==> flow/design.v <==
module ftdi_sync
(
     input           clk_i
    ,input           rst_i
    ,input           ftdi_rxf_i
    ,input           ftdi_txe_i
    ,input  [  7:0]  ftdi_data_in_i
    ,input           inport_valid_i
    ,input  [  7:0]  inport_data_i
    ,input           outport_accept_i
    ,output          ftdi_siwua_o
    ,output          ftdi_wrn_o
    ,output          ftdi_rdn_o
    ,output          ftdi_oen_o
    ,output [  7:0]  ftdi_data_out_o
    ,output          inport_accept_o
    ,output          outport_valid_o
    ,output [  7:0]  outport_data_o
);
wire [7:0] tx_data_w;
wire       tx_valid_w;
wire       tx_accept_w;
wire [6:0] tx_level_w;
ftdi_fifo
#(
    .WIDTH(8),
    .DEPTH(64),
    .ADDR_W(6),
    .COUNT_W(7)
)
u_fifo_out
(
    .clk_i(clk_i),
    .rst_i(rst_i),
    .push_i(inport_valid_i),
    .data_in_i(inport_data_i),
    .accept_o(inport_accept_o),
    .valid_o(tx_valid_w),
    .data_out_o(tx_data_w),
    .pop_i(tx_accept_w),
    .level_o(tx_level_w)
);
wire tx_empty_next_w = (tx_level_w <= 7'd1);
wire [7:0] rx_data_w  = ftdi_data_in_i;
wire       rx_valid_w = !ftdi_rdn_o && !ftdi_rxf_i;
wire       rx_accept_w;
wire [6:0] rx_level_w;
ftdi_fifo
#(
    .WIDTH(8),
    .DEPTH(64),
    .ADDR_W(6),
    .COUNT_W(7)
)
u_fifo_in
(
    .clk_i(clk_i),
    .rst_i(rst_i),
    .push_i(rx_valid_w),
    .data_in_i(rx_data_w),
    .accept_o(rx_accept_w),
    .valid_o(outport_valid_o),
    .data_out_o(outport_data_o),
    .pop_i(outport_accept_i),
    .level_o(rx_level_w)
);
wire rx_full_next_w = (rx_level_w >= 7'd63);
localparam STATE_W           = 2;
localparam STATE_IDLE        = 2'd0;
localparam STATE_TX          = 2'd1;
localparam STATE_RX          = 2'd2;
reg [STATE_W-1:0] state_q;
wire rx_space_w = rx_accept_w;
wire rx_ready_w = !ftdi_rxf_i;
wire tx_space_w = !ftdi_txe_i;
reg  tx_valid_q;
assign tx_accept_w = !tx_valid_q || (state_q == STATE_TX && tx_space_w);
always @ (posedge clk_i or posedge rst_i)
if (rst_i)
    tx_valid_q   <= 1'b0;
else if (tx_accept_w)
    tx_valid_q   <= tx_valid_w;
reg [STATE_W-1:0] next_state_r;
always @ *
begin
    next_state_r = state_q;
    case (state_q)
    STATE_IDLE :
    begin
        if (rx_ready_w && rx_space_w)
            next_state_r    = STATE_RX;
        else if (tx_space_w && (tx_valid_w || tx_valid_q))
            next_state_r    = STATE_TX;
    end
    STATE_RX :
    begin
        if (!rx_ready_w || rx_full_next_w)
            next_state_r  = STATE_IDLE;
    end
    STATE_TX :
    begin
        if (!tx_space_w || tx_empty_next_w)
            next_state_r  = STATE_IDLE;
    end    
    default:
        ;
   endcase
end
always @ (posedge clk_i or posedge rst_i)
if (rst_i)
    state_q   <= STATE_IDLE;
else
    state_q   <= next_state_r;
reg       rdn_q;
reg       wrn_q;
reg       oen_q;
reg [7:0] data_q;
always @ (posedge clk_i or posedge rst_i)
if (rst_i)
    oen_q   <= 1'b1;
else if (state_q == STATE_IDLE && next_state_r == STATE_RX)
    oen_q   <= 1'b0;
else if (state_q == STATE_RX && next_state_r == STATE_IDLE)
    oen_q   <= 1'b1;
always @ (posedge clk_i or posedge rst_i)
if (rst_i)
    rdn_q   <= 1'b1;
else if (state_q == STATE_IDLE && next_state_r == STATE_RX)
    rdn_q   <= 1'b0;
else if (state_q == STATE_RX && next_state_r == STATE_IDLE)
    rdn_q   <= 1'b1;
always @ (posedge clk_i or posedge rst_i)
if (rst_i)
    wrn_q   <= 1'b1;
else if (state_q == STATE_IDLE && next_state_r == STATE_TX)
    wrn_q   <= 1'b0;
else if (state_q == STATE_TX && next_state_r == STATE_IDLE)
    wrn_q   <= 1'b1;
always @ (posedge clk_i or posedge rst_i)
if (rst_i)
    data_q  <= 8'b0;
else if (tx_accept_w)
    data_q  <= tx_data_w;
assign ftdi_wrn_o      = wrn_q;
assign ftdi_rdn_o      = rdn_q;
assign ftdi_oen_o      = oen_q;
assign ftdi_data_out_o = data_q;
assign ftdi_siwua_o    = 1'b1;  
endmodule
module ftdi_fifo
#(
    parameter WIDTH   = 8,
    parameter DEPTH   = 4,
    parameter ADDR_W  = 2,
    parameter COUNT_W = 3
)
(
     input                clk_i
    ,input                rst_i
    ,input  [WIDTH-1:0]   data_in_i
    ,input                push_i
    ,input                pop_i
    ,output [WIDTH-1:0]   data_out_o
    ,output               accept_o
    ,output               valid_o
    ,output [COUNT_W-1:0] level_o
);
reg [WIDTH-1:0]   ram_q[DEPTH-1:0];
reg [ADDR_W-1:0]  rd_ptr_q;
reg [ADDR_W-1:0]  wr_ptr_q;
reg [COUNT_W-1:0] count_q;
always @ (posedge clk_i or posedge rst_i)
if (rst_i)
begin
    count_q   <= {(COUNT_W) {1'b0}};
    rd_ptr_q  <= {(ADDR_W) {1'b0}};
    wr_ptr_q  <= {(ADDR_W) {1'b0}};
end
else
begin
    if (push_i & accept_o)
    begin
        ram_q[wr_ptr_q] <= data_in_i;
        wr_ptr_q        <= wr_ptr_q + 1;
    end
    if (pop_i & valid_o)
        rd_ptr_q      <= rd_ptr_q + 1;
    if ((push_i & accept_o) & ~(pop_i & valid_o))
        count_q <= count_q + 1;
    else if (~(push_i & accept_o) & (pop_i & valid_o))
        count_q <= count_q - 1;
end
/*verilator lint_off WIDTH*/
assign valid_o       = (count_q != 0);
assign accept_o      = (count_q != DEPTH);
/*verilator lint_on WIDTH*/
assign data_out_o    = ram_q[rd_ptr_q];
assign level_o       = count_q;
endmodule
module ftdi_bridge
#(
     parameter MODE             = "SYNC"
    ,parameter CLK_DIV          = 2
    ,parameter GP_OUTPUTS       = 32
    ,parameter GP_INPUTS        = 32
    ,parameter GPIO_ADDRESS     = 32'hf0000000
    ,parameter GP_IN_EVENT_MASK = 0
    ,parameter AXI_ID           = 0
)
(
     input           clk_i
    ,input           rst_i
    ,input           ftdi_rxf_i
    ,input           ftdi_txe_i
    ,input  [  7:0]  ftdi_data_in_i
    ,input           mem_awready_i
    ,input           mem_wready_i
    ,input           mem_bvalid_i
    ,input  [  1:0]  mem_bresp_i
    ,input  [  3:0]  mem_bid_i
    ,input           mem_arready_i
    ,input           mem_rvalid_i
    ,input  [ 31:0]  mem_rdata_i
    ,input  [  1:0]  mem_rresp_i
    ,input  [  3:0]  mem_rid_i
    ,input           mem_rlast_i
    ,input  [ 31:0]  gp_inputs_i
    ,output          ftdi_siwua_o
    ,output          ftdi_wrn_o
    ,output          ftdi_rdn_o
    ,output          ftdi_oen_o
    ,output [  7:0]  ftdi_data_out_o
    ,output          mem_awvalid_o
    ,output [ 31:0]  mem_awaddr_o
    ,output [  3:0]  mem_awid_o
    ,output [  7:0]  mem_awlen_o
    ,output [  1:0]  mem_awburst_o
    ,output          mem_wvalid_o
    ,output [ 31:0]  mem_wdata_o
    ,output [  3:0]  mem_wstrb_o
    ,output          mem_wlast_o
    ,output          mem_bready_o
    ,output          mem_arvalid_o
    ,output [ 31:0]  mem_araddr_o
    ,output [  3:0]  mem_arid_o
    ,output [  7:0]  mem_arlen_o
    ,output [  1:0]  mem_arburst_o
    ,output          mem_rready_o
    ,output [ 31:0]  gp_outputs_o
);
localparam CMD_NOP          = 4'd0;
localparam CMD_WR           = 4'd1;
localparam CMD_RD           = 4'd2;
localparam CMD_GP_WR        = 4'd3;
localparam CMD_GP_RD        = 4'd4;
localparam CMD_GP_RD_CLR    = 4'd5;
localparam CMD_STREAM_ON    = 4'd6;
localparam CMD_STREAM_OFF   = 4'd7;
localparam LEN_W            = 12;
localparam DATA_W           = 8;
localparam STATE_W          = 4;
localparam STATE_IDLE       = 4'd0;
localparam STATE_CMD        = 4'd1;
localparam STATE_LEN        = 4'd2;
localparam STATE_ADDR0      = 4'd3;
localparam STATE_ADDR1      = 4'd4;
localparam STATE_ADDR2      = 4'd5;
localparam STATE_ADDR3      = 4'd6;
localparam STATE_WRITE      = 4'd7;
localparam STATE_READ       = 4'd8;
localparam STATE_DATA0      = 4'd9;
localparam STATE_DATA1      = 4'd10;
localparam STATE_DATA2      = 4'd11;
localparam STATE_DATA3      = 4'd12;
localparam STATE_GP_WR      = 4'd13;
localparam STATE_GP_RD      = 4'd14;
wire [DATA_W-1:0]   data_tx_w;
wire [DATA_W-1:0]   data_rx_w;
wire                wr_w;
wire                rd_w;
wire                wr_accept_w;
wire                rx_ready_w;
wire                read_skip_w;
reg [STATE_W-1:0]   state_q;
reg [LEN_W-1:0]     len_q;
reg [31:0]          mem_addr_q;
reg                 mem_cyc_q;
reg                 mem_wr_q;
reg [1:0]           data_idx_q;
reg [31:0]          data_q;
reg [GP_OUTPUTS-1:0] gp_out_q;
reg [GP_INPUTS-1:0]  gp_in_q;
wire magic_addr_w = (mem_addr_q == 32'd4026531840);
wire wr_byte_w = (state_q == STATE_WRITE) && rx_ready_w && !mem_cyc_q && (len_q != {LEN_W{1'b0}});
reg [STATE_W-1:0] next_state_r;
always @ *
begin
    next_state_r = state_q;
    case (state_q)
    STATE_IDLE :
    begin
        if (rx_ready_w)
            next_state_r    = STATE_CMD;
    end
    STATE_CMD :
    begin
        if (data_rx_w[3:0] == CMD_NOP)
            next_state_r  = STATE_IDLE;
        else if (data_rx_w[3:0] == CMD_WR || data_rx_w[3:0] == CMD_RD)
            next_state_r  = STATE_LEN;
        else if (data_rx_w[3:0] == CMD_GP_WR)
            next_state_r  = STATE_GP_WR;
        else if (data_rx_w[3:0] == CMD_GP_RD)
            next_state_r  = STATE_GP_RD;
        else
            next_state_r  = STATE_IDLE;
    end
    STATE_LEN :
    begin
        if (rx_ready_w)
            next_state_r  = STATE_ADDR0;
    end
    STATE_ADDR0 : if (rx_ready_w) next_state_r  = STATE_ADDR1;
    STATE_ADDR1 : if (rx_ready_w) next_state_r  = STATE_ADDR2;
    STATE_ADDR2 : if (rx_ready_w) next_state_r  = STATE_ADDR3;
    STATE_ADDR3 :
    begin
        if (rx_ready_w && mem_wr_q) 
            next_state_r  = STATE_WRITE;
        else if (rx_ready_w) 
            next_state_r  = STATE_READ;            
    end
    STATE_WRITE :
    begin
        if (len_q == {LEN_W{1'b0}} && (mem_bvalid_i || magic_addr_w))
            next_state_r  = STATE_IDLE;
        else
            next_state_r  = STATE_WRITE;
    end
    STATE_READ :
    begin
        if (mem_rvalid_i || magic_addr_w)
            next_state_r  = STATE_DATA0;
    end
    STATE_DATA0 :
    begin
        if (read_skip_w)
            next_state_r  = STATE_DATA1;
        else if (wr_accept_w && (len_q == {LEN_W{1'b0}}))
            next_state_r  = STATE_IDLE;
        else if (wr_accept_w)
            next_state_r  = STATE_DATA1;
    end
    STATE_DATA1 :
    begin
        if (read_skip_w)
            next_state_r  = STATE_DATA2;
        else if (wr_accept_w && (len_q == {LEN_W{1'b0}}))
            next_state_r  = STATE_IDLE;
        else if (wr_accept_w)
            next_state_r  = STATE_DATA2;
    end
    STATE_DATA2 :
    begin
        if (read_skip_w)
            next_state_r  = STATE_DATA3;
        else if (wr_accept_w && (len_q == {LEN_W{1'b0}}))
            next_state_r  = STATE_IDLE;
        else if (wr_accept_w)
            next_state_r  = STATE_DATA3;
    end
    STATE_DATA3 :
    begin
        if (wr_accept_w && (len_q != {LEN_W{1'b0}}))
            next_state_r  = STATE_READ;
        else if (wr_accept_w)
            next_state_r  = STATE_IDLE;
    end
    STATE_GP_WR :
    begin
        if (rx_ready_w)
            next_state_r  = STATE_IDLE;
    end
    STATE_GP_RD :
    begin
        if (wr_accept_w)
            next_state_r  = STATE_IDLE;
    end
    default:
        ;
   endcase
end
always @ (posedge clk_i or posedge rst_i)
if (rst_i)
    state_q   <= STATE_IDLE;
else
    state_q   <= next_state_r;
assign wr_w = (((state_q == STATE_DATA0) |
               (state_q == STATE_DATA1) |
               (state_q == STATE_DATA2) |
               (state_q == STATE_DATA3)) && !read_skip_w) |
              (state_q == STATE_GP_RD);
assign rd_w = (state_q == STATE_CMD) |
              (state_q == STATE_LEN) |
              (state_q == STATE_ADDR0) |
              (state_q == STATE_ADDR1) |
              (state_q == STATE_ADDR2) |
              (state_q == STATE_ADDR3) |
              (state_q == STATE_WRITE && !mem_cyc_q && len_q != {LEN_W{1'b0}}) |
              (state_q == STATE_GP_WR);
always @ (posedge clk_i or posedge rst_i)
if (rst_i)
    len_q       <= {LEN_W{1'b0}};
else if (state_q == STATE_CMD && rx_ready_w)
    len_q[11:8] <= data_rx_w[7:4];
else if (state_q == STATE_LEN && rx_ready_w)
    len_q[7:0]  <= data_rx_w[7:0];
else if (wr_byte_w)
    len_q       <= len_q - {{(LEN_W-1){1'b0}}, 1'b1};
else if (state_q == STATE_READ && ((mem_cyc_q && mem_rvalid_i) || magic_addr_w))
    len_q       <= len_q - {{(LEN_W-1){1'b0}}, 1'b1};
else if (((state_q == STATE_DATA0) || (state_q == STATE_DATA1) || (state_q == STATE_DATA2)) && wr_accept_w && !read_skip_w)
    len_q       <= len_q - {{(LEN_W-1){1'b0}}, 1'b1};
always @ (posedge clk_i or posedge rst_i)
if (rst_i)
    mem_addr_q        <= 'd0;
else if (state_q == STATE_ADDR0 && rx_ready_w)
    mem_addr_q[31:24] <= data_rx_w;
else if (state_q == STATE_ADDR1 && rx_ready_w)
    mem_addr_q[23:16] <= data_rx_w;
else if (state_q == STATE_ADDR2 && rx_ready_w)
    mem_addr_q[15:8]  <= data_rx_w;
else if (state_q == STATE_ADDR3 && rx_ready_w)
    mem_addr_q[7:0]   <= data_rx_w;
else if (state_q == STATE_WRITE && (mem_cyc_q && mem_bvalid_i))
    mem_addr_q        <= {mem_addr_q[31:2], 2'b0} + 'd4;
else if (state_q == STATE_READ && (mem_cyc_q && mem_rvalid_i))
    mem_addr_q        <= {mem_addr_q[31:2], 2'b0} + 'd4;
always @ (posedge clk_i or posedge rst_i)
if (rst_i)
    data_idx_q <= 2'b0;
else if (state_q == STATE_ADDR3)
    data_idx_q <= data_rx_w[1:0];
else if (wr_byte_w)
    data_idx_q <= data_idx_q + 2'd1;
else if (((state_q == STATE_DATA0) || (state_q == STATE_DATA1) || (state_q == STATE_DATA2)) && (data_idx_q != 2'b0))
    data_idx_q <= data_idx_q - 2'd1;
assign read_skip_w = (data_idx_q != 2'b0);
always @ (posedge clk_i or posedge rst_i)
if (rst_i)
    data_q <= 32'b0;
else if (state_q == STATE_IDLE)
    data_q <= {{(32-GP_INPUTS){1'b0}}, gp_in_q};
else if (wr_byte_w)
begin
    case (data_idx_q)
        2'd0: data_q[7:0]   <= data_rx_w;
        2'd1: data_q[15:8]  <= data_rx_w;
        2'd2: data_q[23:16] <= data_rx_w;
        2'd3: data_q[31:24] <= data_rx_w;
    endcase
end
else if (state_q == STATE_READ && mem_rvalid_i)
    data_q <= mem_rdata_i;
else if (((state_q == STATE_DATA0) || (state_q == STATE_DATA1) || (state_q == STATE_DATA2)) && (wr_accept_w || read_skip_w))
    data_q <= {8'b0, data_q[31:8]};
assign data_tx_w  = data_q[7:0];
assign mem_wdata_o = data_q;
reg mem_awvalid_q;
reg mem_awvalid_r;
reg mem_wvalid_q;
reg mem_wvalid_r;
always @ *
begin
    mem_awvalid_r = 1'b0;
    mem_wvalid_r  = 1'b0;
    if (mem_awvalid_o && !mem_awready_i)
        mem_awvalid_r = mem_awvalid_q;
    else if (mem_awvalid_o)
        mem_awvalid_r = 1'b0;
    else if (wr_byte_w && (data_idx_q == 2'd3 || len_q == 1))
        mem_awvalid_r = !magic_addr_w;
    if (mem_wvalid_o && !mem_wready_i)
        mem_wvalid_r = mem_wvalid_q;
    else if (mem_wvalid_o)
        mem_wvalid_r = 1'b0;
    else if (wr_byte_w && (data_idx_q == 2'd3 || len_q == 1))
        mem_wvalid_r = !magic_addr_w;
end
always @ (posedge clk_i or posedge rst_i)
if (rst_i)
begin
    mem_awvalid_q <= 1'b0;
    mem_wvalid_q  <= 1'b0;
end
else
begin
    mem_awvalid_q <= mem_awvalid_r;
    mem_wvalid_q  <= mem_wvalid_r;
end
assign mem_awvalid_o = mem_awvalid_q;
assign mem_wvalid_o  = mem_wvalid_q;
assign mem_awaddr_o  = {mem_addr_q[31:2], 2'b0};
assign mem_awid_o    = AXI_ID;
assign mem_awlen_o   = 8'b0;
assign mem_awburst_o = 2'b01;
assign mem_wlast_o   = 1'b1;
assign mem_bready_o = 1'b1;
reg mem_arvalid_q;
reg mem_arvalid_r;
always @ *
begin
    mem_arvalid_r = 1'b0;
    if (mem_arvalid_o && !mem_arready_i)
        mem_arvalid_r = mem_arvalid_q;
    else if (mem_arvalid_o)
        mem_arvalid_r = 1'b0;
    else if (state_q == STATE_READ && !mem_cyc_q)
        mem_arvalid_r = !magic_addr_w;
end
always @ (posedge clk_i or posedge rst_i)
if (rst_i)
    mem_arvalid_q <= 1'b0;
else
    mem_arvalid_q <= mem_arvalid_r;
assign mem_arvalid_o = mem_arvalid_q;
assign mem_araddr_o  = {mem_addr_q[31:2], 2'b0};
assign mem_arid_o    = AXI_ID;
assign mem_arlen_o   = 8'b0;
assign mem_arburst_o = 2'b01;
assign mem_rready_o  = 1'b1;
reg [3:0] mem_sel_q;
reg [3:0] mem_sel_r;
always @ *
begin
    mem_sel_r = 4'b1111;
    case (data_idx_q)
    2'd0: mem_sel_r = 4'b0001;
    2'd1: mem_sel_r = 4'b0011;
    2'd2: mem_sel_r = 4'b0111;
    2'd3: mem_sel_r = 4'b1111;
    endcase
    case (mem_addr_q[1:0])
    2'd0: mem_sel_r = mem_sel_r & 4'b1111;
    2'd1: mem_sel_r = mem_sel_r & 4'b1110;
    2'd2: mem_sel_r = mem_sel_r & 4'b1100;
    2'd3: mem_sel_r = mem_sel_r & 4'b1000;
    endcase
end
always @ (posedge clk_i or posedge rst_i)
if (rst_i)
    mem_sel_q    <= 4'b0;
else if (state_q == STATE_IDLE)
    mem_sel_q   <= 4'b1111;
else if (wr_byte_w && (data_idx_q == 2'd3 || len_q == 1))
    mem_sel_q   <= mem_sel_r;
assign mem_wstrb_o  = mem_sel_q;
always @ (posedge clk_i or posedge rst_i)
if (rst_i)
    mem_wr_q    <= 1'b0;
else if (state_q == STATE_CMD && rx_ready_w)
    mem_wr_q    <= (data_rx_w[3:0] == CMD_WR);
always @ (posedge clk_i or posedge rst_i)
if (rst_i == 1'b1)
    mem_cyc_q <= 1'b0;
else if (mem_arvalid_r || mem_awvalid_r)
    mem_cyc_q <= 1'b1;
else if (mem_bvalid_i || mem_rvalid_i)
    mem_cyc_q <= 1'b0;
reg gpio_wr_q;
always @ (posedge clk_i or posedge rst_i)
if (rst_i)
    gpio_wr_q <= 1'b0;
else if (magic_addr_w && wr_byte_w && (data_idx_q == 2'd3 || len_q == 1))
    gpio_wr_q <= 1'b1;
else
    gpio_wr_q <= 1'b0;
always @ (posedge clk_i or posedge rst_i)
if (rst_i)
    gp_out_q <= {(GP_OUTPUTS){1'b0}};
else if (state_q == STATE_GP_WR && rx_ready_w)
    gp_out_q <= {{(GP_OUTPUTS-8){1'b0}}, data_rx_w};
else if (gpio_wr_q)
    gp_out_q <= data_q[GP_OUTPUTS-1:0];
assign gp_outputs_o = gp_out_q;
reg [GP_INPUTS-1:0]  gp_in_r;
always @ *
begin
    if ((state_q == STATE_GP_RD) && wr_accept_w)
        gp_in_r = gp_inputs_i;
    else
        gp_in_r = (gp_in_q & GP_IN_EVENT_MASK) | gp_inputs_i;
end
always @ (posedge clk_i or posedge rst_i)
if (rst_i)
    gp_in_q <= {(GP_INPUTS){1'b0}};
else
    gp_in_q <= gp_in_r;
generate
if (1)
begin
    ftdi_sync
    u_sync
    (
        .clk_i(clk_i),
        .rst_i(rst_i),
        .ftdi_rxf_i(ftdi_rxf_i),
        .ftdi_txe_i(ftdi_txe_i),
        .ftdi_siwua_o(ftdi_siwua_o),
        .ftdi_wrn_o(ftdi_wrn_o),
        .ftdi_rdn_o(ftdi_rdn_o),
        .ftdi_oen_o(ftdi_oen_o),
        .ftdi_data_out_o(ftdi_data_out_o),
        .ftdi_data_in_i(ftdi_data_in_i),
        .outport_valid_o(rx_ready_w),
        .outport_data_o(data_rx_w),
        .outport_accept_i(rd_w),
        .inport_valid_i(wr_w),
        .inport_data_i(data_tx_w),
        .inport_accept_o(wr_accept_w)
    );
end
endgenerate
endmodule
# [Step by step through the tools: ftdi_bridge]
# The steps from the RTL of ftdi_bridge to its reports follow in flow order.
# Lines are those of the file above, counted from 1.
# Operators: Yosys type, input widths -> output width; for muxes data width and select width s.
# Library cell names are shortened.
# The mark -- stands for no value.
[inputs] design="ftdi_bridge" clock_port="clk_i" cell_library="sky130hd" lib_corner="tt_025C_1v80"

# [Word-level counts]
# Counts by Yosys on the flattened word-level netlist (proc, flatten, opt, wreduce). Print and check cells are left out. Cells with the same type and inputs are merged into one.
[op_classes] mux=107 n_reduce_logical=236 n_cmp=2 bitwise=28 addsub=12 equal=306
[op_table] operator="$pmux 8 s64" n=2
[op_table] operator="$eq 6x6->1 const B" n=128
[op_table] operator="$reduce_and 3->1" n=128
[op_table] operator="$eq 6x5->1 const B" n=64
[op_table] operator="$mux 8" n=42
[op_table] operator="$eq 6x4->1 const B" n=32
[op_table] operator="$mux 4" n=31
[op_table] operator="$eq 6x3->1 const B" n=16
[op_table] operator="$mux 32" n=2
[op_table] operator="$pmux 4 s15" n=1
[op_table] operator="$eq 6x2->1 const B" n=8
[op_table] operator="$logic_and 1x1->1" n=42
[op_table] operator="$add 32x3->32 const B" n=1
[op_table] operator="$eq 32x32->1 const B" n=1
[op_table] operator="$pmux 4 s4" n=2
[op_table] operator="$eq 4x4->1 const B" n=7
[op_table] operator="$mux 7" n=4
[op_table] operator="$add 6x1->6 const B" n=4
[op_table] operator="$eq 6x1->1 const B" n=4
[op_table] operator="$logic_not 6->1" n=4
[op_table] operator="$eq 4x3->1 const B" n=5
[op_table] operator="$reduce_bool 2->1" n=8
[op_table] operator="$eq 4x2->1 const B" n=4
[op_table] operator="$reduce_and 4->1" n=4
[op_table] operator="$reduce_bool 15->1" n=1
[op_table] operator="$reduce_bool 3->1" n=5
[op_table] operator="$logic_or 1x1->1" n=14
[op_table] operator="$ne 2x1->1 const B" n=7
# Other operator kinds: 32; their cells: 120.
[bits] reg_bits=1231 elab_cells=851 out_inout_bits=178 input_bits=94

# [Depth]
# Longest topological path by Yosys (ltp), each cell counted once; first at word level (registers and memories cut), then after technology mapping (sequential cells cut; the memories' decode and read muxes count).
[depth] ltp_word=12 ABC_AREA=0 mapped_depth=19

# [After synthesis]
# Source: synth_stat.txt of the flow (Yosys; design flattened, memories mapped). It holds for the ABC_AREA given above (unset counts as 0); a run with the other value may have another netlist.
[synth_totals] ffs=1243 sequential_area_um2=36234.8 synth_area_um2=51225.4 mapped_cells=3746
[by_type] cell="edfxtp_1" n=1024 area_total_um2=3.07E+04
[by_type] cell="dfrtp_1" n=215 area_total_um2=5380.16
[by_type] cell="a22oi_1" n=286 area_total_um2=2.15E+03
[by_type] cell="nor2_1" n=322 area_total_um2=1.21E+03
[by_type] cell="nand3_1" n=210 area_total_um2=1.05E+03
[by_type] cell="nand2_1" n=275 area_total_um2=1032.24
[by_type] cell="buf_4" n=100 area_total_um2=750.72
[by_type] cell="nand4_1" n=117 area_total_um2=731.952
[by_type] cell="mux2i_1" n=64 area_total_um2=640.614
[by_type] cell="and3_1" n=89 area_total_um2=556.784
[by_type] cell="clkbuf_1" n=138 area_total_um2=517.997
[by_type] cell="a21oi_1" n=89 area_total_um2=445.427
[by_type] cell="ha_1" n=35 area_total_um2=437.92
[by_type] cell="o21ai_0" n=85 area_total_um2=425.408
[by_type] cell="a32oi_1" n=41 area_total_um2=359.094
[by_type] cell="xnor2_1" n=34 area_total_um2=297.786
[by_type] cell="nor3_1" n=59 area_total_um2=295.283
[by_type] cell="a22o_1" n=29 area_total_um2=253.994
# Not listed: further types 71, cells in them 534.
# By module: a second synthesis without flattening, with its own total; a netlist apart from the flattened one above.
[unflattened] hier_cells=4064 hier_area_um2=52841.9
# Each row is one instance without its submodules.
[modules] mod="ftdi_fifo" n_inst=2 mod_seq_area_um2=15850.2 area_um2=21536.9 n_cells=1503
[modules] mod="ftdi_bridge" n_inst=1 mod_seq_area_um2=4180.3 area_um2=9091.2 n_cells=999
[modules] mod="ftdi_sync" n_inst=1 mod_seq_area_um2=354.1 area_um2=676.9 n_cells=59

# [Timing after synthesis]
# OpenSTA on the mapped netlist: ideal clock, no wires. The path of least setup slack (recovery checks aside). Input and output delay are each 20% of the period. Register names are those of the netlist, which keeps one name where synthesis merged equal registers.
[synth_timing] path_kind="input-to-reg" start="input rst_i" end="register genblk1.u_sync.u_fifo_in.ram_q[60][0]" clock_period_ns=10.0 arrival_time_ns=8.857 n_path_buf=0 stages=4 setup_time_ns=0.285 slack_ns=0.859 required_time_ns=9.715 input_delay_ns=2.000 delay_ns=7.142 synth_period_reached_ns=9.141
# "delay_ns" is the arrival time less input delay plus setup time.
# "stages": output pins that drive a net of the path, with the launching flip-flop's if there is one; two outputs of one cell count as two.
# "synth_period_reached_ns" = period - worst setup slack (recovery checks aside). The figure is calculated, with input and output delays left at 20% of the set period.
# Between the ends stands the longest chain of elaborated cells between them, by number of cells; it is not shown to be the way that was timed. Of several equally long chains one is given.
# Each line given opens the expression or statement behind the cell; cells for indexed reads and writes are added by Yosys, which also makes memories of some case tables.
[synth_via] cell_sequence="clkinv_1 > and3_1 > nand3_1 > nor2_1" elab_chain_len=2 cone_cells=2 lines_between=0 cone_classes="1 x logic; 1 x reduce/logical"
[synth_rtl] item="start, declared" line=212 source=",input           rst_i"
[synth_rtl] item="$not 1->1"
[synth_rtl] item="$reduce_and 3->1"
[synth_rtl] item="end, assigned" line=183 source="ram_q[wr_ptr_q] <= data_in_i;"
[synth_rtl] item="end, declared" line=168 source="reg [WIDTH-1:0]   ram_q[DEPTH-1:0];"

# [Timing after layout]
# Path of least setup slack in the final report of run 1 (OpenROAD, finished layout, wires in). Where an end is a register, its clock arrival counts in the times.
[layout_timing] path_kind="reg-to-reg" start="register len_q[0]" end="register genblk1.u_sync.u_fifo_in.count_q[6]" stages=19 required_time_ns=9.26 slack_ns=3.58 arrival_time_ns=5.68 n_path_buf=0 setup_time_ns=0.11 clock_period_ns=8.69
# Between the ends stands the longest chain of elaborated cells between them, by number of cells; it is not shown to be the way that was timed. Of several equally long chains one is given.
# At most two assigning lines are given for a register; there are more.
[layout_via] cell_sequence="dfrtp_1 > inv_1 > ha_1 > or3b_1 > nor4_2 > or4b_2 > nand2_1 > inv_1 > ha_1 > inv_1 > fa_1 > a21oi_1 > nor2_1 > nor2_1 > o21bai_1 > a21oi_1 > xnor2_1 > nor2_1 > xor2_1" elab_chain_len=8 cone_cells=11 cone_classes="2 x mux; 6 x logic; 3 x reduce/logical"
[layout_rtl] item="start, declared" line=285 source="reg [LEN_W-1:0]     len_q;"
[layout_rtl] item="start, assigned" line=417 source="len_q[7:0]  <= data_rx_w[7:0];"
[layout_rtl] item="start, assigned" line=419 source="len_q       <= len_q - {{(LEN_W-1){1'b0}}, 1'b1};"
[layout_rtl] item="$reduce_bool 12->1" line=409 source="(state_q == STATE_WRITE && !mem_cyc_q && len_q != {LEN_W{1'b0}}) |"
[layout_rtl] item="$logic_and 1x1->1" line=409
[layout_rtl] item="$or 1x1->1 x2" line=403 source="assign rd_w = (state_q == STATE_CMD) |"
[layout_rtl] item="$and 1x1->1 x2" line=190 source="else if (~(push_i & accept_o) & (pop_i & valid_o))"
[layout_rtl] item="$mux 7" line=190
[layout_rtl] item="$mux 7" line=188 source="if ((push_i & accept_o) & ~(pop_i & valid_o))"
[layout_rtl] item="end, assigned" line=189 source="count_q <= count_q + 1;"
[layout_rtl] item="end, assigned" line=191 source="count_q <= count_q - 1;"
[layout_rtl] item="end, declared" line=171 source="reg [COUNT_W-1:0] count_q;"

# ftdi_bridge through Yosys and OpenROAD on sky130hd: 3 stored runs, unordered, with their settings and measured results. The constraints put input and output delay at 20% of the set period each and load the outputs with 0.01 pF.
# "achieved_clock_period_ns" is the run's clock period less its worst setup slack. It is reckoned from that one timing run; input and output delays stay at 20% of the period that was set.
# "worst_path_ns": the worst setup path's part of the clock period (all of it between registers, 20% less for each end at a port) less its slack. A launch clock that arrives late makes it longer, a capture clock that arrives late makes it shorter.
run="run 1" settings CAP_MARGIN=25 CELL_PAD_IN_SITES_GLOBAL_PLACEMENT=2 CORE_ASPECT_RATIO=0.67 CORE_MARGIN=10 CORE_UTILIZATION=63 CTS_CLUSTER_DIAMETER=284 GPL_TIMING_DRIVEN=1 PLACE_DENSITY=0.94 SETUP_SLACK_MARGIN=1.32 SLEW_MARGIN=0 period_ns=8.69
run="run 1" results achieved_clock_period_ns=5.108 final_setup_ws_ns=3.582 fin_tns_ns=0.000 timing.hold.ws_ns=0.452 worst_path_ns=5.11 worstPathKind="reg-to-reg" post_route_util_pct=73.2 dieArea_um2=93345.5 synth_area_um2=51225.4
run="run 2" settings ABC_AREA=1 CORE_ASPECT_RATIO=1.15 CORE_MARGIN=7 CORE_UTILIZATION=26 CTS_CLUSTER_DIAMETER=244 MAX_ROUTING_LAYER="met4" SETUP_SLACK_MARGIN=-0.88 SLEW_MARGIN=0 TNS_END_PERCENT=35 period_ns=10.0 CAP_MARGIN=20
run="run 2" results worst_path_ns=2.70 worstPathKind="input-to-reg" timing.hold.ws_ns=0.480 final_setup_ws_ns=5.300 dieArea_um2=221080.0 achieved_clock_period_ns=4.700 synth_area_um2=54100.6 fin_tns_ns=0.000 post_route_util_pct=30.9
run="run 3" settings CAP_MARGIN=25 CELL_PAD_IN_SITES_GLOBAL_PLACEMENT=3 CORE_UTILIZATION=17 CTS_CLUSTER_DIAMETER=340 MAX_ROUTING_LAYER="met5" MIN_ROUTING_LAYER="met1" PLACE_DENSITY_LB_ADDON=0.0 SETUP_SLACK_MARGIN=-0.49 period_ns=5.85 CORE_MARGIN=2 SLEW_MARGIN=20
run="run 3" results fin_tns_ns=0.000 final_setup_ws_ns=1.057 achieved_clock_period_ns=4.793 post_route_util_pct=21.9 dieArea_um2=305732.0 worst_path_ns=4.79 worstPathKind="reg-to-reg" synth_area_um2=51225.4 timing.hold.ws_ns=0.451
